==> flow/design.v <==
module APB_Slave#( parameter DWIDTH = 32, AWIDTH = 5)            
(   input                                      PCLK,             
    input                                   PRESETn,             
    input                                     PSELx,             
    input                                   PENABLE,             
    input                        [AWIDTH-1:0] PADDR,             
    input                                    PWRITE,             
    input                       [DWIDTH-1:0] PWDATA,             
    output reg                  [DWIDTH-1:0] PRDATA,             
    output                                   PREADY,             
    output                                   PSLVERR             
);  
    localparam                  [2:0] IDLE   = 3'b000;           
    localparam                  [2:0] READY  = 3'b001;           
    localparam                  [2:0] READ   = 3'b010;           
    localparam                  [2:0] WRITE  = 3'b011;           
    localparam                  [2:0] ERROR  = 3'b100;           
    reg                           [2:0] current_state;           
    reg                           [2:0]    next_state;           
    reg           [DWIDTH-1:0] mem_arr[2**AWIDTH-1:0];           
    wire          [AWIDTH-1:0]           base_address;           
    wire                                   PADDR_VALID;          
always @(posedge PCLK,negedge PRESETn)
    if(!PRESETn)
        current_state <= IDLE;  
    else
        current_state <= next_state;  
always @(*)
begin
    case(current_state)  
        IDLE : 
                next_state <= PSELx? READY:IDLE;  
        READY: 
                next_state <= !PSELx?                IDLE   
                            : !PADDR_VALID?         ERROR  
                            : !PENABLE?             READY  
                            : !PWRITE?              READ
                            :                       WRITE; 
        WRITE: 
                next_state <= !PSELx?                IDLE   
                            : !PENABLE?             READY  
                            :                       WRITE; 
        READ : 
                next_state <= !PSELx?                IDLE   
                            : !PENABLE?             READY  
                            :                       READ;  
        ERROR: 
                next_state <= PSELx&!PADDR_VALID?   ERROR  
                            : PSELx?                READY  
                            :                       IDLE;  
        default:
                next_state <= IDLE;
    endcase
end
always @(posedge PCLK)
begin
    if(current_state==READY && PSELx && PENABLE && PWRITE)
        mem_arr[PADDR] <= PWDATA;
end
always @(*)
begin
    if(current_state==READY && PSELx && PENABLE && !PWRITE)
        PRDATA = mem_arr[PADDR];
    else
        PRDATA = {DWIDTH{1'b0}};
end
    assign base_address[AWIDTH-1:0] = 'b0;
    assign PADDR_VALID = (PADDR>base_address) || (PADDR<(2**AWIDTH-1+base_address));
    assign PREADY= (current_state==READY);
    assign PSLVERR= (current_state==ERROR);
endmodule
# Reports on APB_Slave
# The steps from the RTL of APB_Slave to its reports follow in flow order.
# Lines are those of the file above, counted from 1.
# Operators: Yosys type, input widths -> output width; for muxes data width and select width s.
# A cell with -- has no value.
[design] top_module="APB_Slave" clk_port="PCLK" cell_library="sky130hd" corner="tt_025C_1v80"

# Word-level counts
# Yosys after proc, flatten, opt, wreduce and memory -nomap, before mapping. Enables and synchronous resets that opt folds into registers are not counted as muxes. Memory bits, and registers merged into a memory's read port (data or address), are not among the register bits. Print and check cells are not counted. Equal cells are merged and count once.
# Yosys's memory passes give these memory sizes; they may raise the number of words (mostly to a power of two), join words into wider ones and drop unused or constant bits.
[word_totals] memories=1 register_bits=3 input_bits=42 ram_bits=1024
[classes] mux=15 compare=2 n_logic=1 reduce_logical=8 n_eq=4
[mem_list] name="mem_arr" size=32 width=32 read_ports=1 write_ports=1 line_no=20 source="reg           [DWIDTH-1:0] mem_arr[2**AWIDTH-1:0];"
[op_table] operator="$mux 32" n=2
[op_table] operator="$pmux 3 s5" n=1
[op_table] operator="$mux 2" n=5
[op_table] operator="$mux 3" n=3
[op_table] operator="$eq 3x2->1 const B" n=2
[op_table] operator="$gt 5x1->1 const B" n=1
[op_table] operator="$lt 5x5->1 const B" n=1
[op_table] operator="$mux 5" n=1
[op_table] operator="$logic_and 1x1->1" n=4
[op_table] operator="$eq 3x1->1 const B" n=1
[op_table] operator="$eq 3x3->1 const B" n=1
[op_table] operator="$logic_not 3->1" n=1
[op_table] operator="$mux 1" n=3
[op_table] operator="$logic_not 1->1" n=2
[op_table] operator="$and 1x1->1" n=1
[op_table] operator="$logic_or 1x1->1" n=1

# Logic depth
# Depth = most cells in a row (Yosys ltp): at word level without a register or memory, in the mapped netlist without a sequential cell, where the memories' decode and read muxes count.
[depth] word_depth=6 abc_area=1 mapped_depth=13 ltp_nobuf=9

# Synthesis result
# The flow's flattened synthesis, as Yosys stat reports it; memories are mapped. The netlist is that of the ABC_AREA named above (0 if unset); the other value can give another one.
# Totals and module areas in this step are rounded.
[synth_totals] seq_area_mm2=0.0309 yosys_area_mm2=0.0424 flip_flops=1029 mapped_cells=4019
[types] type="sky130_fd_sc_hd__edfxtp_1" n=1024
[types] type="sky130_fd_sc_hd__nand2_1" n=2599
[types] type="sky130_fd_sc_hd__buf_2" n=119
[types] type="sky130_fd_sc_hd__nor2_1" n=101
[types] type="sky130_fd_sc_hd__clkbuf_1" n=63
[types] type="sky130_fd_sc_hd__nand3_1" n=34
[types] type="sky130_fd_sc_hd__a21oi_1" n=32
[types] type="sky130_fd_sc_hd__dfrtp_1" n=4
[types] type="sky130_fd_sc_hd__inv_1" n=18
[types] type="sky130_fd_sc_hd__nor3_2" n=5
[types] type="sky130_fd_sc_hd__buf_1" n=9
[types] type="sky130_fd_sc_hd__dfstp_2" n=1
[types] type="sky130_fd_sc_hd__buf_4" n=2
[types] type="sky130_fd_sc_hd__nor3_1" n=2
[types] type="sky130_fd_sc_hd__o21ai_0" n=2
[types] type="sky130_fd_sc_hd__inv_2" n=2
[types] type="sky130_fd_sc_hd__a31oi_1" n=1
[types] type="sky130_fd_sc_hd__conb_1" n=1

# Timing after synthesis
# OpenSTA on the mapped netlist: ideal clock, no wires. The path of least setup slack (recovery checks aside). Input and output delay are each 20% of the period. Register names are those of the netlist, which keeps one name where synthesis merged equal registers.
[synth_path] kind="input-to-reg" start="in PADDR[1]" end="mem mem_arr[13][0]" path_slack_ns=1.689 setup_ns=0.421 path_buffers=3 launch_ns=1.100 required_ns=5.079 in_delay_ns=1.100 path_stages=6 tclk_ns=5.5 delay_ns=2.711 arrival_ns=3.390 synth_period_reached_ns=3.811
# "delay_ns" is the arrival time less input delay plus setup time.
# "path_stages": output pins that drive a net of the path, with the launching flip-flop's if there is one; two outputs of one cell count as two.
# "synth_period_reached_ns" = period - worst setup slack (recovery checks aside). The figure is calculated, with input and output delays left at 20% of the set period.
# Between the ends stands the longest chain of elaborated cells between them, by number of cells; it is not shown to be the way that was timed. Of several equally long chains one is given.
# Each line given opens the expression or statement behind the cell; cells for indexed reads and writes are added by Yosys, which also makes memories of some case tables.
[synth_via] path_cell_list="sky130_fd_sc_hd__buf_2 -> sky130_fd_sc_hd__inv_2 -> sky130_fd_sc_hd__clkbuf_1 -> sky130_fd_sc_hd__buf_2 -> sky130_fd_sc_hd__nand3_1 -> sky130_fd_sc_hd__nor2_1" elab_chain_cells=1 cells_between=1 cone_lines=1 cone_classes="mux (1)"
[synth_lines] element="from (decl)" line_no=6 source="input                        [AWIDTH-1:0] PADDR,"
[synth_lines] element="$mux 5" line_no=57 source="if(current_state==READY && PSELx && PENABLE && PWRITE)"
[synth_lines] element="to (decl)" line_no=20 source="reg           [DWIDTH-1:0] mem_arr[2**AWIDTH-1:0];"

# Worst path after layout
# From the final timing report of run A: the path of least setup slack in the routed layout; clock arrival at registers is part of the times.
[layout_path] kind="input-to-output" start="in PADDR[4]" end="out PRDATA[2]" arrival_ns=6.33 path_stages=9 in_delay_ns=1.68 required_ns=6.71 output_delay_ns=1.68 launch_ns=1.68 path_buffers=3 tclk_ns=8.39 path_slack_ns=0.38
# Between the ends stands the longest chain of elaborated cells between them, by number of cells; it is not shown to be the way that was timed. Of several equally long chains one is given.
# A memory read counts as a cell of the chain, while the word-level depth stops at memories.
[layout_via] path_cell_list="sky130_fd_sc_hd__clkdlybuf4s50_1 -> sky130_fd_sc_hd__nand2_1 -> sky130_fd_sc_hd__nor2_1 -> sky130_fd_sc_hd__clkbuf_1 -> sky130_fd_sc_hd__nand2_1 -> sky130_fd_sc_hd__nand2_1 -> sky130_fd_sc_hd__nor2_1 -> sky130_fd_sc_hd__a21oi_1 -> sky130_fd_sc_hd__clkdlybuf4s50_1" elab_chain_cells=2 cells_between=2 cone_lines=2 cone_classes="mux (1); memory (1)"
[layout_lines] element="from (decl)" line_no=6 source="input                        [AWIDTH-1:0] PADDR,"
[layout_lines] element="$mem_v2 32x32" line_no=20 source="reg           [DWIDTH-1:0] mem_arr[2**AWIDTH-1:0];"
[layout_lines] element="$mux 32" line_no=62 source="if(current_state==READY && PSELx && PENABLE && !PWRITE)"
[layout_lines] element="to (decl)" line_no=9 source="output reg                  [DWIDTH-1:0] PRDATA,"

# Module APB_Slave, platform sky130hd: 5 stored runs of the flow (Yosys, OpenROAD) with differing settings, in no particular order. Input and output delays are each 20% of the period that was set; the output load is 0.01 pF.
# "clock_period_reached_ns": clock period set for the run, less the worst setup slack. It is reckoned from that one timing run; input and output delays stay at 20% of the period that was set.
# "worst_setup_path_time_ns" = time allowed to the worst setup path (clock period - input delay - output delay, where it has them) - its slack; a late launch clock adds to it, a late capture clock takes from it.
# "final_power_uw" rests on the timing tool's default activity at the inputs, not on a simulated workload.
# Measured values are rounded.
run="run A" settings ABC_AREA=1 CELL_PAD_IN_SITES_DETAIL_PLACEMENT=1 CORE_ASPECT_RATIO=0.52 CORE_UTILIZATION=37 CTS_CLUSTER_SIZE=46 GPL_TIMING_DRIVEN=0 MAX_ROUTING_LAYER="met4" PLACE_DENSITY_LB_ADDON=0.24 SETUP_SLACK_MARGIN=0.18 period_ns=8.39 CAP_MARGIN=20 CORE_MARGIN=2 SLEW_MARGIN=20
run="run A" results worst_setup_path_time_ns=4.66 timing.worst_path_kind="input-to-output" holdWs_ns=0.513 post_route_util_frac=0.437 tns_ns=0.000 dieArea_mm2=0.117 final_power_uw=11000 clock_period_reached_ns=8.012 timing.setup.ws_ns=0.378 ys_area_mm2=0.0424 post_route_stdcell_area_mm2=0.0496
run="run B" settings CAP_MARGIN=0 CORE_UTILIZATION=50 MAX_ROUTING_LAYER="met4" PLACE_DENSITY_LB_ADDON=0.23 SETUP_SLACK_MARGIN=0.19 period_ns=5.88 CORE_MARGIN=2 SLEW_MARGIN=20
run="run B" results ys_area_mm2=0.0393 clock_period_reached_ns=5.639 post_route_util_frac=0.584 holdWs_ns=0.533 timing.setup.ws_ns=0.241 worst_setup_path_time_ns=3.29 timing.worst_path_kind="input-to-output" post_route_stdcell_area_mm2=0.0454 dieArea_mm2=0.0809 tns_ns=0.000 final_power_uw=15100
run="run C" settings CTS_CLUSTER_DIAMETER=51 GPL_ROUTABILITY_DRIVEN=0 GPL_TIMING_DRIVEN=0 MAX_ROUTING_LAYER="met5" MIN_ROUTING_LAYER="met2" period_ns=5.5 CAP_MARGIN=20 CORE_MARGIN=2 CORE_UTILIZATION=40 SLEW_MARGIN=20
run="run C" results worst_setup_path_time_ns=3.35 timing.worst_path_kind="input-to-output" final_power_uw=16100 post_route_util_frac=0.475 post_route_stdcell_area_mm2=0.0466 dieArea_mm2=0.101 timing.setup.ws_ns=-0.048 ys_area_mm2=0.0393 tns_ns=-0.120 clock_period_reached_ns=5.548 holdWs_ns=0.534
run="run D" settings ABC_AREA=0 CELL_PAD_IN_SITES_DETAIL_PLACEMENT=0 CORE_ASPECT_RATIO=0.52 CORE_UTILIZATION=37 CTS_CLUSTER_SIZE=46 GPL_TIMING_DRIVEN=1 MAX_ROUTING_LAYER="met4" PLACE_DENSITY_LB_ADDON=0.24 SETUP_SLACK_MARGIN=0.18 period_ns=8.39 CAP_MARGIN=20 CORE_MARGIN=2 SLEW_MARGIN=20
run="run D" results holdWs_ns=0.505 post_route_util_frac=0.424 post_route_stdcell_area_mm2=0.0448 clock_period_reached_ns=7.289 tns_ns=0.000 dieArea_mm2=0.109 timing.setup.ws_ns=1.10 final_power_uw=10000 ys_area_mm2=0.0393 worst_setup_path_time_ns=3.93 timing.worst_path_kind="input-to-output"
run="run E" settings ABC_AREA=1 CELL_PAD_IN_SITES_DETAIL_PLACEMENT=1 CELL_PAD_IN_SITES_GLOBAL_PLACEMENT=2 CORE_ASPECT_RATIO=0.52 CORE_UTILIZATION=37 CTS_CLUSTER_SIZE=46 GPL_TIMING_DRIVEN=0 MAX_ROUTING_LAYER="met4" PLACE_DENSITY_LB_ADDON=0.24 SETUP_SLACK_MARGIN=0.27 SLEW_MARGIN=30 period_ns=7.5 CAP_MARGIN=20 CORE_MARGIN=2
run="run E" results holdWs_ns=0.535 clock_period_reached_ns=7.213 post_route_stdcell_area_mm2=0.0503 final_power_uw=12300 timing.setup.ws_ns=0.287 post_route_util_frac=0.444 dieArea_mm2=0.117 tns_ns=0.000 worst_setup_path_time_ns=4.21 timing.worst_path_kind="input-to-output" ys_area_mm2=0.0424
